==> flow/design.v <==
module booth_sel(
  input [2:0] src,
  output [3:0] sel
);
wire y_add,y,y_sub;
wire sel_negative,sel_double_negative,sel_positive,sel_double_positive;
assign {y_add,y,y_sub} = src;
assign sel_negative =  y_add & (y & ~y_sub | ~y & y_sub);
assign sel_positive = ~y_add & (y & ~y_sub | ~y & y_sub);
assign sel_double_negative =  y_add & ~y & ~y_sub;
assign sel_double_positive = ~y_add &  y &  y_sub;
assign sel={sel_negative,sel_positive,sel_double_negative,sel_double_positive};
endmodule
module booth_result_sel(
  input [3:0] sel,
  input [1:0] src,
  output      p 
);
wire x,x_sub;
wire sel_negative,sel_double_negative,sel_positive,sel_double_positive;
assign {sel_negative,sel_positive,sel_double_negative,sel_double_positive}=sel;
assign {x,x_sub} =src;
assign p = ~(~(sel_negative & ~x) & ~(sel_double_negative & ~x_sub) 
           & ~(sel_positive & x ) & ~(sel_double_positive &  x_sub));
endmodule
module booth_partial
#(
    parameter WIDTH = 34
)
(
  input [2*WIDTH-1:0]  x_src,
  input [2:0] y_src,
  output [2*WIDTH-1:0]   p_result,
  output                cout 
);
wire y_add,y,y_sub;
assign {y_add,y,y_sub} = y_src;
wire [3:0] sel;
wire sel_negative,sel_double_negative,sel_positive,sel_double_positive;
assign {sel_negative,sel_positive,sel_double_negative,sel_double_positive}=sel;
assign cout=sel_negative || sel_double_negative;
booth_sel booth_sel(
    .src    (y_src),
    .sel    (sel)
);
booth_result_sel partial0(.sel (sel), .src ({x_src[0],1'b0}), .p (p_result[0]));
genvar x;
generate for ( x =1;x<WIDTH*2;x=x+1) begin : gen_partial
    booth_result_sel partial(.sel (sel), .src (x_src[x:x-1]), .p (p_result[x]));
end endgenerate
endmodule
module switch_17x68bits(
   input [1155:0] part_group,
      output [1155:0] sw_group
);
wire [67:0] po16,po15,po14,po13,po12,po11,po10,po09,po08,po07,po06,po05,po04,po03,po02,po01,po00;
assign {po16,po15,po14,po13,po12,po11,po10,po09,po08,po07,po06,po05,po04,po03,po02,po01,po00} = part_group;
genvar x;
generate for ( x =0;x<68;x=x+1) begin : gen_switch
    assign sw_group[(x+1)*17-1:x*17] = {po16[x],po15[x],po14[x],po13[x],po12[x],po11[x],po10[x],po09[x],
                                     po08[x],po07[x],po06[x],po05[x],po04[x],po03[x],po02[x],po01[x],po00[x]};
end endgenerate
endmodule
module walloc_17bits(
    input [16:0] src_in,
    input [13:0]  cin,
    output [13:0] cout_group,
    output      cout,s
);
wire [13:0] c;
wire [4:0] first_s;
csa csa0 (.in (src_in[16:14]), .cout (c[4]), .s (first_s[4]) );
csa csa1 (.in (src_in[13:11]), .cout (c[3]), .s (first_s[3]) );
csa csa2 (.in (src_in[10:08]), .cout (c[2]), .s (first_s[2]) );
csa csa3 (.in (src_in[07:05]), .cout (c[1]), .s (first_s[1]) );
csa csa4 (.in (src_in[04:02]), .cout (c[0]), .s (first_s[0]) );
wire [3:0] secnod_s;
csa csa5 (.in ({first_s[4:2]}             ), .cout (c[8]), .s (secnod_s[3]));
csa csa6 (.in ({first_s[1:0],src_in[1]}   ), .cout (c[7]), .s (secnod_s[2]));
csa csa7 (.in ({src_in[0],cin[4:3]}       ), .cout (c[6]), .s (secnod_s[1]));
csa csa8 (.in ({cin[2:0]}                 ), .cout (c[5]), .s (secnod_s[0]));
wire [1:0] thrid_s;
csa csa9 (.in (secnod_s[3:1]          ), .cout (c[10]), .s (thrid_s[1]));
csa csaA (.in ({secnod_s[0],cin[6:5]} ), .cout (c[09]), .s (thrid_s[0]));
wire [1:0] fourth_s;
csa csaB (.in ({thrid_s[1:0],cin[10]} ),  .cout (c[12]), .s (fourth_s[1]));
csa csaC (.in ({cin[9:7]             }),  .cout (c[11]), .s (fourth_s[0]));
wire fifth_s;
csa csaD (.in ({fourth_s[1:0],cin[11]}),  .cout (c[13]), .s (fifth_s));
csa csaE (.in ({fifth_s,cin[13:12]}   ),  .cout (cout),  .s  (s));
assign cout_group = c;
endmodule
module csa(
  input [2:0] in,
  output cout,s
);
wire a,b,cin;
assign a=in[2];
assign b=in[1];
assign cin=in[0];
assign s = a ^ b ^ cin;
assign cout = a & b | b & cin | a & cin;
endmodule
module booth_walloc# (parameter COMPUTER_WIDTH=32,parameter WIDTH =COMPUTER_WIDTH+2)
(
  input               clk           ,
  input               reset         ,
  input  [COMPUTER_WIDTH:0] src1,
  input  [COMPUTER_WIDTH:0] src2,
  input         in_valid,
  output reg    in_ready,
  output reg    out_valid,
  output [COMPUTER_WIDTH*2-1:0] result
);
reg [WIDTH-1:0] multiplier;
reg [WIDTH*2-1:0] multiplicand;
reg first_doing;
wire ready_to_doing;
assign ready_to_doing = in_ready && in_valid;
always@(posedge clk ) begin
      if (reset ) begin
        in_ready <=1'b0;
      end
      else begin
        in_ready<=1'b1;
      end
      if (ready_to_doing) begin
        first_doing<=1'b1;
      end
      else begin
        first_doing <= 1'b0;
      end
      out_valid <= first_doing;
end
always @(posedge clk ) begin
  if (ready_to_doing) begin
    multiplicand <= {{WIDTH{src1[COMPUTER_WIDTH]}},src1};
    multiplier <= {src2[COMPUTER_WIDTH],src2};
  end
end
wire [1155:0] part_group;
wire [16:0]   part_cout;
booth_partial part0 (.x_src (multiplicand), .y_src({multiplier[1:0],1'b0}), 
                        .p_result (part_group[67:0]), .cout(part_cout[0]));
genvar x;
generate for ( x =1;x<17;x=x+1) begin : gen_walloc_partial
booth_partial part (
                    .x_src ({multiplicand[2*WIDTH-1-2*x:0],
                    {2*x{1'b0}}}), 
                    .y_src({multiplier[(x+1)*2-1:x*2-1]}), 
                    .p_result (part_group[(x+1)*68-1:x*68]), .cout(part_cout[x]));
end endgenerate
wire [1155:0] swo_group; 
switch_17x68bits switch (.part_group (part_group), .sw_group (swo_group));
wire [937:0] wt_cout; 
wire [66:0]  wt_c;
wire [67:0]  wt_s;
walloc_17bits walloc00 (.src_in (swo_group[16:0]), .cin({part_cout[13:0]}), 
                    .cout_group (wt_cout[13:0]),  .cout(wt_c[0]), .s (wt_s[0]));
genvar y;
generate for ( y =1;y<67;y=y+1) begin : gen_walloc
walloc_17bits walloc  (.src_in (swo_group[(y+1)*17-1:y*17]), .cin({wt_cout[y*14-1:(y-1)*14]}), 
                    .cout_group (wt_cout[(y+1)*14-1:y*14]),  .cout(wt_c[y]), .s (wt_s[y]));
end endgenerate
walloc_17bits walloc67(.src_in (swo_group[1155:1139]), .cin({wt_cout[937:924]}), 
                    .cout_group (),  .cout(), .s (wt_s[67]));
reg [67:0] wt_s_buf,wt_c_buf;
reg  part_next_highest_bit;
always@(posedge clk ) begin
  if (first_doing) begin
    wt_c_buf <= {wt_c,part_cout[14]};
    wt_s_buf <= {wt_s};
    part_next_highest_bit <= part_cout[15];
  end
end
wire [WIDTH*2-1:0] adder_a;
wire [WIDTH*2-1:0] adder_b;
wire              adder_cin;
wire [WIDTH*2-1:0] adder_result;
wire        adder_cout;
assign adder_a   = wt_c_buf;
assign adder_b   = wt_s_buf;
assign adder_cin = part_next_highest_bit;
assign {adder_cout, adder_result} = adder_a + adder_b + {{WIDTH*2-2{1'b0}},adder_cin};
assign result = adder_result[COMPUTER_WIDTH*2-1:0];
endmodule
# Reports on booth_walloc
# Tool output for the design above, in the order of the flow.
# Lines are those of the file above, counted from 1.
# Operators carry their Yosys type and port widths (W data, S select, Z words).
# Cell names lack the library's common part.
# The mark n/a stands for no value.
[inputs]
top_module = "booth_walloc"
clk_port = "clk"
library = "sky130hd"
lib_corner = "tt_025C_1v80"

# Elaborated design
# Yosys after proc, flatten, opt, wreduce and memory -nomap, before mapping. Enables and synchronous resets that opt folds into registers are not counted as muxes. Memory bits, and registers merged into a memory's read port (data or address), are not among the register bits. Print and check cells are not counted.
[op_classes]
n_mux = 2
n_div = 0
shifts = 0
logic = 15741
n_addsub = 2
n_cmp = 0
n_eq = 0
n_mul = 0
n_reduce_logical = 17
[ops]
columns = ["operator", "count"]
rows = [
  ["$and A1 B1 Y1", 8186],
  ["$not A1 Y1", 4130],
  ["$or A1 B1 Y1", 1718],
  ["$xor A1 B1 Y1", 1707],
  ["$add A64 B1 Y64", 1],
  ["$add A64 B64 Y64", 1],
  ["$logic_or A1 B1 Y1", 16],
  ["$mux W1", 2],
  ["$logic_and A1 B1 Y1", 1],
]
[bits]
mem_bits_ro = 0
mem_bits_rw = 0
clocked_rd_ports_x_width = 0
in_bits = 69
wordCells = 15770
latch_bits = 0
ff_bits = 198
memories = 0

# Logic depth
# Depth = most cells in a row (Yosys ltp): at word level without a register or memory, in the mapped netlist without a sequential cell, where the memories' decode and read muxes count.
[logic_depth]
depth_word = 28
abc_area = 0
mapped_depth = 21

# After synthesis
# The flow's flattened synthesis, as Yosys stat reports it; memories are mapped. The netlist is that of the ABC_AREA named above (0 if unset); the other value can give another one.
# The area totals of this step are shown rounded.
[mapped]
ff_cells = 198
buffers = 452
synth_area_um2 = 42200
sequential_area_um2 = 5920
stdcells = 4600
[types]
columns = ["cell_type", "count", "area_total_um2"]
rows = [
  ["fa_1", 768, 1.54E+04],
  ["edfxtp_1", 195, 5.86E+03],
  ["xor2_1", 298, 2.61E+03],
  ["xnor2_1", 293, 2.57E+03],
  ["inv_1", 657, 2.47E+03],
  ["nor2_1", 522, 1.96E+03],
  ["a22oi_1", 246, 1.85E+03],
  ["a211oi_1", 210, 1.58E+03],
  ["o21ai_0", 293, 1.47E+03],
  ["clkbuf_1", 372, 1.4E+03],
  ["ha_1", 76, 950.912],
  ["nand2_1", 142, 533.011],
  ["a21oi_1", 91, 455.437],
  ["mux2i_1", 33, 330.317],
  ["a221oi_1", 35, 306.544],
  ["buf_1", 68, 255.245],
  ["a21o_1", 32, 240.23],
  ["o221ai_1", 22, 192.685],
]
# Not listed: further types 51, cells in them 247.
# By module: a second synthesis without flattening, with its own total; a netlist apart from the flattened one above.
[hier_totals]
cells_unflattened = 6548
hier_area_um2 = 66600
# Rows give one instance, submodules left out.
[modules]
columns = ["module", "area_um2", "n_cells", "n_inst"]
rows = [
  ["booth_result_sel", 23.8, 3, 1156],
  ["csa", 20.0, 1, 960],
  ["booth_walloc", 9860, 760, 1],
  ["switch_17x68bits", 8680, 1156, 1],
  ["booth_sel", 67.6, 10, 17],
  ["booth_partial", 10.0, 2, 17],
  ["walloc_17bits", 0.0, 0, 64],
]

# Worst setup path after synthesis
# Path of least setup slack by OpenSTA after synthesis, without wires, with an ideal clock, recovery checks aside; 20% of the period is set as input and as output delay. Where synthesis merged equal registers, the netlist keeps one of their names.
[synth_timing]
kind = "register to register"
start = "register multiplier[0]"
end = "register (no name shown)"
t_required_ns = 7.221
tclk_ns = 7.5
setup_time_ns = 0.279
t_arrival_ns = 7.433
t_first_pin_ns = 0.000
path_stages = 18
path_slack_ns = -0.212
path_delay_ns = 7.712
period_less_setup_slack_ns = 7.712
# "path_delay_ns" = arrival - input delay + setup time.
# "path_stages" counts driving pins, that of a launching flip-flop among them; a cell with two outputs on the path counts twice.
# "period_less_setup_slack_ns" is the clock period less the worst setup slack; recovery checks do not enter. This is arithmetic on one report: input and output delays are still those of the set period (20% each).
# The rows between start and end are the longest chain of elaborated cells between them; the timing report does not say that the signal goes this way. Where chains are equally long, one stands for them.
# Each line given opens the expression or statement behind the cell; cells for indexed reads and writes are added by Yosys, which also makes memories of some case tables.
[synth_between]
cell_sequence = "edfxtp_1 clkbuf_1 nor2b_1 clkbuf_1 mux2i_1 fa_1 fa_1 inv_1 fa_1 inv_1 fa_1 xor2_1 xnor2_1 xnor2_1 xnor2_1 xnor2_1 xnor2_1 xnor2_1"
elab_chain_cells = 21
[synth_rtl]
columns = ["item", "line_no", "source"]
rows = [
  ["from (decl)", 115, "reg [WIDTH-1:0] multiplier;"],
  ["from (assign)", 138, "multiplier <= {src2[COMPUTER_WIDTH],src2};"],
  ["$not A1 Y1", 10, "assign sel_double_negative =  y_add & ~y & ~y_sub;"],
  ["$and A1 B1 Y1", 10, ""],
  ["$and A1 B1 Y1", 23, "assign p = ~(~(sel_negative & ~x) & ~(sel_double_negative & ~x_sub)"],
  ["$not A1 Y1", 23, ""],
  ["$and A1 B1 Y1 (2 in a row)", 23, ""],
  ["$not A1 Y1", 23, ""],
  ["$and A1 B1 Y1", 102, "assign cout = a & b | b & cin | a & cin;"],
  ["$or A1 B1 Y1 (2 in a row)", 102, ""],
  ["$and A1 B1 Y1", 102, ""],
  ["$or A1 B1 Y1 (2 in a row)", 102, ""],
  ["$and A1 B1 Y1", 102, ""],
  ["$or A1 B1 Y1 (2 in a row)", 102, ""],
  ["$and A1 B1 Y1", 102, ""],
  ["$or A1 B1 Y1 (2 in a row)", 102, ""],
  ["$xor A1 B1 Y1 (2 in a row)", 101, "assign s = a ^ b ^ cin;"],
]

# Path in the finished layout
# From the final timing report of run 2: the path of least setup slack in the routed layout; clock arrival at registers is part of the times.
[layout_timing]
kind = "register to output"
start = "register (no name shown)"
end = "output port result[62]"
path_stages = 16
t_arrival_ns = 5.05
t_first_pin_ns = 0.53
t_required_ns = 5.34
path_slack_ns = 0.28
tclk_ns = 6.67
# The rows between start and end are the longest chain of elaborated cells between them; the timing report does not say that the signal goes this way. Where chains are equally long, one stands for them.
[layout_between]
cell_sequence = "edfxtp_1 inv_1 fa_1 inv_1 fa_1 a211oi_1 o21ai_2 o2111ai_2 a21boi_2 a211oi_2 buf_4 o31ai_4 a2111oi_2 o41ai_2 xor2_1 clkdlybuf4s50_1"
elab_chain_cells = 2
[layout_rtl]
columns = ["item", "line_no", "source"]
rows = [
  ["$add A64 B64 Y64", 184, "assign {adder_cout, adder_result} = adder_a + adder_b + {{WIDTH*2-2{1'b0}},adder_cin};"],
  ["$add A64 B1 Y64", 184, ""],
  ["to (decl)", 113, "output [COMPUTER_WIDTH*2-1:0] result"],
]

# booth_walloc through Yosys and OpenROAD on sky130hd: 6 stored runs, unordered, with their settings and measured results. The constraints put input and output delay at 20% of the set period each and load the outputs with 0.01 pF.
# "achievedPeriod_ns" = clock period - worst setup slack. The figure is calculated, with input and output delays left at 20% of the set period.
# "timing.worst_path_ns" means the part of the period allowed to the worst setup path (the constraints hold back 20% at inputs and 20% at outputs) less its slack; where the path has registers, the arrival times of their clocks count too.
# The measured numbers are rounded.

[[run]]
name = "run 1"
[run.settings]
CAP_MARGIN = 35
CELL_PAD_IN_SITES_DETAIL_PLACEMENT = 0
CORE_ASPECT_RATIO = 0.95
CORE_UTILIZATION = 24
CTS_CLUSTER_DIAMETER = 155
CTS_CLUSTER_SIZE = 12
GPL_ROUTABILITY_DRIVEN = 0
MAX_ROUTING_LAYER = "met5"
MIN_ROUTING_LAYER = "met2"
PLACE_DENSITY = 0.92
SETUP_SLACK_MARGIN = 0.93
SLEW_MARGIN = 20
period_ns = 5.1
CORE_MARGIN = 2
[run.results]
outcome = "not finished: routing ended with error GRT-0116"

[[run]]
name = "run 2"
[run.settings]
period_ns = 6.67
CAP_MARGIN = 20
CORE_MARGIN = 2
CORE_UTILIZATION = 40
SLEW_MARGIN = 20
[run.results]
final_die_area_um2 = 108000
layout_stdcell_area_um2 = 46200
achievedPeriod_ns = 6.388
synth_chip_area_um2 = 42200
setup_ws_ns = 0.282
timing.worst_path_ns = 5.05
worst_setup_path_type = "register to output"

[[run]]
name = "run 3"
[run.settings]
ABC_AREA = 1
CAP_MARGIN = 30
CELL_PAD_IN_SITES_DETAIL_PLACEMENT = 1
CELL_PAD_IN_SITES_GLOBAL_PLACEMENT = 0
CORE_ASPECT_RATIO = 0.72
CORE_UTILIZATION = 33
CTS_CLUSTER_SIZE = 15
GPL_TIMING_DRIVEN = 1
MAX_ROUTING_LAYER = "met5"
MIN_ROUTING_LAYER = "met1"
SETUP_SLACK_MARGIN = -0.86
SLEW_MARGIN = 25
period_ns = 8.7
CORE_MARGIN = 2
[run.results]
final_die_area_um2 = 130000
layout_stdcell_area_um2 = 45500
achievedPeriod_ns = 6.537
synth_chip_area_um2 = 41900
setup_ws_ns = 2.16
timing.worst_path_ns = 6.54
worst_setup_path_type = "register to register"

[[run]]
name = "run 4"
[run.settings]
ABC_AREA = 1
CORE_ASPECT_RATIO = 0.59
CORE_MARGIN = 9
CORE_UTILIZATION = 19
CTS_CLUSTER_DIAMETER = 189
CTS_CLUSTER_SIZE = 41
GPL_ROUTABILITY_DRIVEN = 1
GPL_TIMING_DRIVEN = 0
MAX_ROUTING_LAYER = "met4"
MIN_ROUTING_LAYER = "met2"
PLACE_DENSITY_LB_ADDON = 0.28
TNS_END_PERCENT = 95
period_ns = 7.56
CAP_MARGIN = 20
SLEW_MARGIN = 20
[run.results]
outcome = "not finished: routing ended with error GRT-0116"

[[run]]
name = "run 5"
[run.settings]
ABC_AREA = 1
CELL_PAD_IN_SITES_GLOBAL_PLACEMENT = 3
CORE_ASPECT_RATIO = 0.59
CORE_MARGIN = 9
CORE_UTILIZATION = 19
CTS_CLUSTER_DIAMETER = 189
CTS_CLUSTER_SIZE = 41
GPL_ROUTABILITY_DRIVEN = 1
GPL_TIMING_DRIVEN = 1
MAX_ROUTING_LAYER = "met4"
MIN_ROUTING_LAYER = "met1"
PLACE_DENSITY_LB_ADDON = 0.28
TNS_END_PERCENT = 50
period_ns = 7.56
CAP_MARGIN = 20
SLEW_MARGIN = 20
[run.results]
final_die_area_um2 = 238000
layout_stdcell_area_um2 = 47400
achievedPeriod_ns = 6.507
synth_chip_area_um2 = 41900
setup_ws_ns = 1.05
timing.worst_path_ns = 6.51
worst_setup_path_type = "register to register"

[[run]]
name = "run 6"
[run.settings]
CORE_UTILIZATION = 54
period_ns = 6.67
CAP_MARGIN = 20
CORE_MARGIN = 2
SLEW_MARGIN = 20
[run.results]
final_die_area_um2 = 80400
layout_stdcell_area_um2 = 45400
achievedPeriod_ns = 6.365
synth_chip_area_um2 = 42200
setup_ws_ns = 0.305
timing.worst_path_ns = 5.03
worst_setup_path_type = "register to output"
